==> flow/design.v <==
module top(
    input logic clk,         
    input logic rst,         
    output logic RGB_R,      
    output logic RGB_G,      
    output logic RGB_B       
);
    localparam CLK_FREQ = 12_000_000;  
    localparam PWM_RESOLUTION = 8;   
    localparam PWM_MAX = (1 << PWM_RESOLUTION) - 1;   
    localparam PWM_CYCLES = 256;   
    localparam DEGREES_MAX = 360;
    localparam CYCLES_PER_DEGREE = CLK_FREQ / DEGREES_MAX;   
    typedef enum logic [1:0] {
        STATE_PWM_COUNT,
        STATE_DEGREE_COUNT,
        STATE_HSV_CALC,
        STATE_PWM_OUTPUT
    } state_t;
    logic [PWM_RESOLUTION-1:0] pwm_counter;
    logic [PWM_RESOLUTION-1:0] red_pwm_value, green_pwm_value, blue_pwm_value;
    logic [31:0] degree_counter;
    logic [8:0] current_degree;
    state_t current_state;
    state_t next_state;
    always_ff @(posedge clk) begin
        if (rst) current_state <= STATE_PWM_COUNT;
        else current_state <= next_state;
    end
    always_comb begin  
        case (current_state)
            STATE_PWM_COUNT: begin
                if (degree_counter == CYCLES_PER_DEGREE - 1) begin
                    next_state = STATE_DEGREE_COUNT;
                end else begin
                    next_state = STATE_PWM_COUNT;
                end
            end
            STATE_DEGREE_COUNT: begin
                next_state = STATE_HSV_CALC;
            end
            STATE_HSV_CALC: begin
                next_state = STATE_PWM_OUTPUT;
            end
            STATE_PWM_OUTPUT: begin
                next_state = STATE_PWM_COUNT;
            end
            default: begin
                next_state = STATE_PWM_COUNT;
            end
        endcase
    end
    always_ff @(posedge clk) begin
        if (rst) begin
            pwm_counter <= 0;
            degree_counter <= 0;
            current_degree <= 0;
            red_pwm_value <= 0;
            green_pwm_value <= 0;
            blue_pwm_value <= 0;
        end else
        case (current_state)
            STATE_PWM_COUNT: begin
                pwm_counter <= pwm_counter + 1;                
                if (degree_counter == CYCLES_PER_DEGREE - 1) begin
                    degree_counter <= 0;
                end else begin
                    degree_counter <= degree_counter + 1;
                end
            end
            STATE_DEGREE_COUNT: begin
                if (current_degree == DEGREES_MAX - 1) begin
                    current_degree <= 0;
                end else begin
                    current_degree <= current_degree + 1;
                end
            end
            STATE_HSV_CALC: begin
                if (current_degree < 60) begin
                    red_pwm_value <= PWM_MAX;
                end else if (current_degree < 120) begin
                    red_pwm_value <= PWM_MAX - ((current_degree - 60) * PWM_MAX / 60);
                end else if (current_degree < 240) begin
                    red_pwm_value <= 0;
                end else if (current_degree < 300) begin
                    red_pwm_value <= (current_degree - 240) * PWM_MAX / 60;
                end else begin
                    red_pwm_value <= PWM_MAX;
                end
                if (current_degree < 60) begin
                    green_pwm_value <= current_degree * PWM_MAX / 60;
                end else if (current_degree < 180) begin
                    green_pwm_value <= PWM_MAX;
                end else if (current_degree < 240) begin
                    green_pwm_value <= PWM_MAX - ((current_degree - 180) * PWM_MAX / 60);
                end else begin
                    green_pwm_value <= 0;
                end
                if (current_degree < 120) begin
                    blue_pwm_value <= 0;
                end else if (current_degree < 180) begin
                    blue_pwm_value <= (current_degree - 120) * PWM_MAX / 60;
                end else if (current_degree < 300) begin
                    blue_pwm_value <= PWM_MAX;
                end else begin
                    blue_pwm_value <= PWM_MAX - ((current_degree - 300) * PWM_MAX / 60);
                end
            end
            STATE_PWM_OUTPUT: begin
            end
        endcase
    end
    assign RGB_R = (pwm_counter > red_pwm_value) ? 1'b1 : 1'b0;
    assign RGB_G = (pwm_counter > green_pwm_value) ? 1'b1 : 1'b0;
    assign RGB_B = (pwm_counter > blue_pwm_value) ? 1'b1 : 1'b0;
endmodule
[Reports on top]
The steps from the RTL of top to its reports follow in flow order.
Lines are those of the file above, counted from 1.
Operators carry their Yosys type and port widths (W data, S select, Z words).
A cell with n/a has no value.
Design
  top module: top
  clock: clk
  cell library: sky130hd
  corner: tt_025C_1v80

[Word level]
Yosys after proc, flatten, opt, wreduce and memory -nomap, before mapping. Enables and synchronous resets that opt folds into registers are not counted as muxes. Memory bits, and registers merged into a memory's read port (data or address), are not among the register bits. Print and check cells are not counted. Equal cells are merged and count once.
Word-level totals
  bits in registers: 75
  output and inout bits: 3
  elaborated cells: 61
Cells by class
  multiplexer cells: 17
  add/subtract/negate cells: 11
  reduce/logical cells: 1
  multipliers: 6
  magnitude comparators: 8
  divide/modulo/power cells: 6
  eq/ne operators: 5
Operator list (count)
  $div A32 B6 Y32 const B: 6
  $mul A10 B9 Y19 const B: 5
  $mul A9 B8 Y17 const B: 1
  $mux W8: 10
  $add A32 B1 Y32 const B: 1
  $eq A32 B16 Y1 const B: 1
  $mux W32: 1
  $sub A8 B8 Y8 const A: 3
  $gt A8 B8 Y1: 3
  $sub A9 B8 Y10 const B: 2
  $lt A9 B8 Y1 const B: 2
  $sub A9 B6 Y10 const B: 1
  $sub A9 B7 Y10 const B: 1
  $sub A9 B9 Y10 const B: 1
  $add A9 B1 Y9 const B: 1
  $lt A9 B6 Y1 const B: 1
  $lt A9 B7 Y1 const B: 1
  $lt A9 B9 Y1 const B: 1
  $eq A9 B9 Y1 const B: 1
  $mux W9: 1
  $add A8 B1 Y8 const B: 1
  $pmux W2 S4: 1
  $eq A2 B2 Y1 const B: 2
  $mux W1: 4
  $eq A2 B1 Y1 const B: 1
  $logic_not A2 Y1: 1

[Longest topological paths]
Longest topological path by Yosys (ltp), each cell counted once; first at word level (registers and memories cut), then after technology mapping (sequential cells cut; the memories' decode and read muxes count).
Depth
  depth after elaboration: 7
  ABC_AREA: 0
  mapped depth: 45
  depth with buffers taken out: 42

[Netlist]
Yosys stat after the flow's synthesis: flattened, memories mapped to cells. It holds for the ABC_AREA given above (unset counts as 0); a run with the other value may have another netlist.
Synthesis totals
  flip-flop cells: 77
  buffers: 66
  synthesis area: 19702.6 µm²
  standard cells after synthesis: 2413
Cell types
  sky130_fd_sc_hd__fa_1: count 226, area in all 4.52E+03 µm²
  sky130_fd_sc_hd__ha_1: count 235, area in all 2940.32 µm²
  sky130_fd_sc_hd__inv_1: count 459, area in all 1.72E+03 µm²
  sky130_fd_sc_hd__dfxtp_1: count 77, area in all 1.54E+03 µm²
  sky130_fd_sc_hd__xnor2_1: count 101, area in all 884.598 µm²
  sky130_fd_sc_hd__a21oi_1: count 132, area in all 660.634 µm²
  sky130_fd_sc_hd__nor2_1: count 165, area in all 619.344 µm²
  sky130_fd_sc_hd__nand2_1: count 138, area in all 517.997 µm²
  sky130_fd_sc_hd__xor2_1: count 59, area in all 516.746 µm²
  sky130_fd_sc_hd__o21ai_0: count 95, area in all 475.456 µm²
  sky130_fd_sc_hd__a211oi_1: count 55, area in all 412.896 µm²
  sky130_fd_sc_hd__a21o_1: count 46, area in all 345.331 µm²
  sky130_fd_sc_hd__o211ai_1: count 42, area in all 315.302 µm²
  sky130_fd_sc_hd__nand3_1: count 48, area in all 240.23 µm²
  sky130_fd_sc_hd__mux2i_1: count 23, area in all 230.221 µm²
  sky130_fd_sc_hd__and3_1: count 30, area in all 187.68 µm²
  sky130_fd_sc_hd__nand2b_1: count 30, area in all 187.68 µm²
  sky130_fd_sc_hd__clkbuf_1: count 49, area in all 183.926 µm²
Other cell types: 90; their cells: 403.

[Worst setup path after synthesis]
OpenSTA on the mapped netlist: ideal clock, no wires. The path of least setup slack (recovery checks aside). Input and output delay are each 20% of the period. Register names are those of the netlist, which keeps one name where synthesis merged equal registers.
Timing path after synthesis
  kind: reg2reg
  start point: reg current_degree[4]
  end point: reg blue_pwm_value[0]
  period: 14.0 ns
  path buffers: 1
  stages: 40
  path delay: 11.690 ns
  arrival: 11.573 ns
  setup slack: 2.310 ns
  time at the first pin: 0.000 ns
  required time: 13.883 ns
  period reached after synthesis: 11.69 ns
"path delay" is the arrival time less input delay plus setup time.
"stages" counts driving pins, that of a launching flip-flop among them; a cell with two outputs on the path counts twice.
"period reached after synthesis" is the clock period less the worst setup slack; recovery checks do not enter. This is arithmetic on one report: input and output delays are still those of the set period (20% each).
Between the ends stands the longest chain of elaborated cells between them, by number of cells; it is not shown to be the way that was timed. Of several equally long chains one is given.
A line is the first line of the expression or statement that the cell stems from. Yosys adds cells for indexed reads and writes and turns some case tables into memories.
A register here has more assigning lines than the two given.
Between the ends, after synthesis
  path through: sky130_fd_sc_hd__dfxtp_1 -> sky130_fd_sc_hd__buf_1 -> sky130_fd_sc_hd__inv_1 -> sky130_fd_sc_hd__ha_1 -> sky130_fd_sc_hd__a21oi_1 -> sky130_fd_sc_hd__o21ai_1 -> sky130_fd_sc_hd__xnor2_1 -> sky130_fd_sc_hd__fa_1 -> sky130_fd_sc_hd__fa_1 -> sky130_fd_sc_hd__fa_1 -> sky130_fd_sc_hd__fa_1 -> sky130_fd_sc_hd__inv_1 -> sky130_fd_sc_hd__ha_1 -> sky130_fd_sc_hd__o21a_1 -> sky130_fd_sc_hd__a2111oi_1 -> sky130_fd_sc_hd__o21bai_1 -> sky130_fd_sc_hd__a21oi_1 -> sky130_fd_sc_hd__o21ai_0 -> (+4 left out) -> sky130_fd_sc_hd__a21o_1 -> sky130_fd_sc_hd__o211a_4 -> sky130_fd_sc_hd__o211a_1 -> sky130_fd_sc_hd__or3_4 -> sky130_fd_sc_hd__a2111oi_4 -> sky130_fd_sc_hd__inv_2 -> sky130_fd_sc_hd__o21ai_2 -> sky130_fd_sc_hd__mux2i_1 -> sky130_fd_sc_hd__nand4_1 -> sky130_fd_sc_hd__a21oi_4 -> sky130_fd_sc_hd__mux2i_2 -> sky130_fd_sc_hd__nor4bb_1 -> sky130_fd_sc_hd__o21ai_2 -> sky130_fd_sc_hd__mux2_2 -> sky130_fd_sc_hd__a2bb2oi_1 -> sky130_fd_sc_hd__o31ai_2 -> sky130_fd_sc_hd__mux2i_1 -> sky130_fd_sc_hd__a32o_1
  length of the longest elaborated chain: 7
  elaborated cells between the ends (all ways): 13
  classes of those cells: 3 x add/sub; 2 x mul; 2 x div; 3 x compare; 3 x mux
RTL lines, path after synthesis
  start: declaration: RTL line 23  | logic [8:0] current_degree;
  start: assignment: RTL line 57  | current_degree <= 0;
  start: assignment: RTL line 75  | current_degree <= current_degree + 1;
  $sub A9 B9 Y10: RTL line 106  | blue_pwm_value <= PWM_MAX - ((current_degree - 300) * PWM_MAX / 60);
  $mul A10 B9 Y19: RTL line 106
  $div A32 B6 Y32: RTL line 106
  $sub A8 B8 Y8: RTL line 106
  $mux W8: RTL line 103  | end else if (current_degree < 300) begin
  $mux W8: RTL line 101  | end else if (current_degree < 180) begin
  $mux W8: RTL line 99  | if (current_degree < 120) begin
  end: assignment: RTL line 102  | blue_pwm_value <= (current_degree - 120) * PWM_MAX / 60;
  end: assignment: RTL line 106
  end: declaration: RTL line 21  | logic [PWM_RESOLUTION-1:0] red_pwm_value, green_pwm_value, blue_pwm_value;

[Timing after layout]
Path of least setup slack in the final report of run A (OpenROAD, finished layout, wires in). Where an end is a register, its clock arrival counts in the times.
Timing path after layout
  kind: reg2reg
  start point: reg current_degree[4]
  end point: reg blue_pwm_value[0]
  arrival: 16.01 ns
  required time: 23.94 ns
  period: 23.7 ns
  stages: 45
  setup slack: 7.93 ns
  time at the first pin: 0.35 ns
  path buffers: 3
Between the ends stands the longest chain of elaborated cells between them, by number of cells; it is not shown to be the way that was timed. Of several equally long chains one is given.
A register here has more assigning lines than the two given.
Between the ends, after layout
  path through: sky130_fd_sc_hd__dfxtp_1 -> sky130_fd_sc_hd__buf_1 -> sky130_fd_sc_hd__inv_1 -> sky130_fd_sc_hd__ha_1 -> sky130_fd_sc_hd__and2_1 -> sky130_fd_sc_hd__o211ai_1 -> sky130_fd_sc_hd__and2_1 -> sky130_fd_sc_hd__clkbuf_1 -> sky130_fd_sc_hd__inv_1 -> sky130_fd_sc_hd__fa_1 -> sky130_fd_sc_hd__inv_1 -> sky130_fd_sc_hd__fa_1 -> sky130_fd_sc_hd__fa_1 -> sky130_fd_sc_hd__inv_1 -> sky130_fd_sc_hd__fa_1 -> sky130_fd_sc_hd__inv_1 -> sky130_fd_sc_hd__ha_1 -> sky130_fd_sc_hd__o21a_1 -> (+9 left out) -> sky130_fd_sc_hd__nand3_1 -> sky130_fd_sc_hd__o21ai_1 -> sky130_fd_sc_hd__a211oi_1 -> sky130_fd_sc_hd__o211ai_1 -> sky130_fd_sc_hd__a2111oi_4 -> sky130_fd_sc_hd__inv_2 -> sky130_fd_sc_hd__o21ai_2 -> sky130_fd_sc_hd__mux2i_1 -> sky130_fd_sc_hd__nand4_1 -> sky130_fd_sc_hd__a21oi_4 -> sky130_fd_sc_hd__mux2i_2 -> sky130_fd_sc_hd__nor4bb_1 -> sky130_fd_sc_hd__o21ai_2 -> sky130_fd_sc_hd__a21oi_4 -> sky130_fd_sc_hd__a21oi_1 -> sky130_fd_sc_hd__o31ai_2 -> sky130_fd_sc_hd__mux2i_1 -> sky130_fd_sc_hd__a32o_1
  length of the longest elaborated chain: 7
  elaborated cells between the ends (all ways): 13
  classes of those cells: 3 x add/sub; 2 x mul; 2 x div; 3 x compare; 3 x mux
RTL lines, path after layout
  start: declaration: RTL line 23  | logic [8:0] current_degree;
  start: assignment: RTL line 57  | current_degree <= 0;
  start: assignment: RTL line 75  | current_degree <= current_degree + 1;
  $sub A9 B9 Y10: RTL line 106  | blue_pwm_value <= PWM_MAX - ((current_degree - 300) * PWM_MAX / 60);
  $mul A10 B9 Y19: RTL line 106
  $div A32 B6 Y32: RTL line 106
  $sub A8 B8 Y8: RTL line 106
  $mux W8: RTL line 103  | end else if (current_degree < 300) begin
  $mux W8: RTL line 101  | end else if (current_degree < 180) begin
  $mux W8: RTL line 99  | if (current_degree < 120) begin
  end: assignment: RTL line 102  | blue_pwm_value <= (current_degree - 120) * PWM_MAX / 60;
  end: assignment: RTL line 106
  end: declaration: RTL line 21  | logic [PWM_RESOLUTION-1:0] red_pwm_value, green_pwm_value, blue_pwm_value;

Stored flow runs of top (6 of them; Yosys, OpenROAD, sky130hd). They differ in their settings and are not a sequence. Constraints: input delay and output delay 20% of the set period each, output load 0.01 pF.
"worst setup path time (ns)": the worst setup path's part of the clock period (all of it between registers, 20% less for each end at a port) less its slack. A launch clock that arrives late makes it longer, a capture clock that arrives late makes it shorter.

settings of run A
{
  "CORE_ASPECT_RATIO": 0.53,
  "CORE_UTILIZATION": 18,
  "GPL_ROUTABILITY_DRIVEN": 1,
  "GPL_TIMING_DRIVEN": 0,
  "HOLD_SLACK_MARGIN": 0.27,
  "MAX_ROUTING_LAYER": "met4",
  "SETUP_SLACK_MARGIN": 3.2,
  "TNS_END_PERCENT": 20,
  "period_ns": 23.7,
  "CAP_MARGIN": 20,
  "CORE_MARGIN": 2,
  "SLEW_MARGIN": 20
}
report of run A
yosys chip area after synthesis (um^2): 19702.6
finish__design__die__area: 112256.0
finish__design__instance__area__stdcell: 21912.3
finish__design__instance__utilization: 0.2016
finish__timing__setup__ws: 7.929
finish__timing__hold__ws: 0.416
worst setup path time (ns): 15.77
worst setup path kind: reg2reg

settings of run B
{
  "CORE_UTILIZATION": 40,
  "SETUP_SLACK_MARGIN": 1.95,
  "period_ns": 13.3,
  "CAP_MARGIN": 20,
  "CORE_MARGIN": 2,
  "SLEW_MARGIN": 20
}
report of run B
yosys chip area after synthesis (um^2): 19702.6
finish__design__die__area: 51048.9
finish__design__instance__area__stdcell: 23059.6
finish__design__instance__utilization: 0.4730
finish__timing__setup__ws: 2.239
finish__timing__hold__ws: 0.414
worst setup path time (ns): 11.06
worst setup path kind: reg2reg

settings of run C
{
  "ABC_AREA": 0,
  "CAP_MARGIN": 5,
  "CELL_PAD_IN_SITES_DETAIL_PLACEMENT": 0,
  "CORE_ASPECT_RATIO": 1.29,
  "CORE_UTILIZATION": 26,
  "GPL_ROUTABILITY_DRIVEN": 0,
  "HOLD_SLACK_MARGIN": 0.07,
  "MAX_ROUTING_LAYER": "met4",
  "MIN_ROUTING_LAYER": "met1",
  "PLACE_DENSITY": 0.62,
  "SETUP_SLACK_MARGIN": -0.18,
  "SLEW_MARGIN": 5,
  "TNS_END_PERCENT": 80,
  "period_ns": 16.0,
  "CORE_MARGIN": 2
}
report of run C
yosys chip area after synthesis (um^2): 19702.6
finish__design__die__area: 78015.5
finish__design__instance__area__stdcell: 21242.9
finish__design__instance__utilization: 0.2831
finish__timing__setup__ws: 2.595
finish__timing__hold__ws: 0.415
worst setup path time (ns): 13.41
worst setup path kind: reg2reg

settings of run D
{
  "CAP_MARGIN": 40,
  "CORE_ASPECT_RATIO": 0.85,
  "CORE_MARGIN": 7,
  "CORE_UTILIZATION": 60,
  "CTS_CLUSTER_DIAMETER": 25,
  "CTS_CLUSTER_SIZE": 33,
  "GPL_ROUTABILITY_DRIVEN": 0,
  "GPL_TIMING_DRIVEN": 1,
  "PLACE_DENSITY_LB_ADDON": 0.07,
  "period_ns": 9.47,
  "SLEW_MARGIN": 20
}
report of run D
yosys chip area after synthesis (um^2): 19702.6
finish__design__die__area: 38124.3
finish__design__instance__area__stdcell: 26471.6
finish__design__instance__utilization: 0.8277
finish__timing__setup__ws: -1.629
finish__timing__hold__ws: 0.422
worst setup path time (ns): 11.10
worst setup path kind: reg2reg

settings of run E
{
  "ABC_AREA": 1,
  "CORE_ASPECT_RATIO": 0.53,
  "CORE_UTILIZATION": 53,
  "CTS_CLUSTER_SIZE": 95,
  "GPL_ROUTABILITY_DRIVEN": 1,
  "GPL_TIMING_DRIVEN": 0,
  "HOLD_SLACK_MARGIN": 0.27,
  "MAX_ROUTING_LAYER": "met4",
  "SETUP_SLACK_MARGIN": 3.2,
  "TNS_END_PERCENT": 20,
  "period_ns": 23.7,
  "CAP_MARGIN": 20,
  "CORE_MARGIN": 2,
  "SLEW_MARGIN": 20
}
report of run E
yosys chip area after synthesis (um^2): 19575.0
finish__design__die__area: 38565.0
finish__design__instance__area__stdcell: 20576.0
finish__design__instance__utilization: 0.5627
finish__timing__setup__ws: 10.791
finish__timing__hold__ws: 0.415
worst setup path time (ns): 12.91
worst setup path kind: reg2reg

settings of run F
{
  "CORE_ASPECT_RATIO": 1.15,
  "CORE_UTILIZATION": 58,
  "HOLD_SLACK_MARGIN": 0.27,
  "MAX_ROUTING_LAYER": "met4",
  "SETUP_SLACK_MARGIN": 0.97,
  "TNS_END_PERCENT": 20,
  "period_ns": 23.7,
  "CAP_MARGIN": 20,
  "CORE_MARGIN": 2,
  "SLEW_MARGIN": 20
}
report of run F
yosys chip area after synthesis (um^2): 19702.6
finish__design__die__area: 35464.2
finish__design__instance__area__stdcell: 20529.7
finish__design__instance__utilization: 0.6126
finish__timing__setup__ws: 9.967
finish__timing__hold__ws: 0.413
worst setup path time (ns): 13.73
worst setup path kind: reg2reg
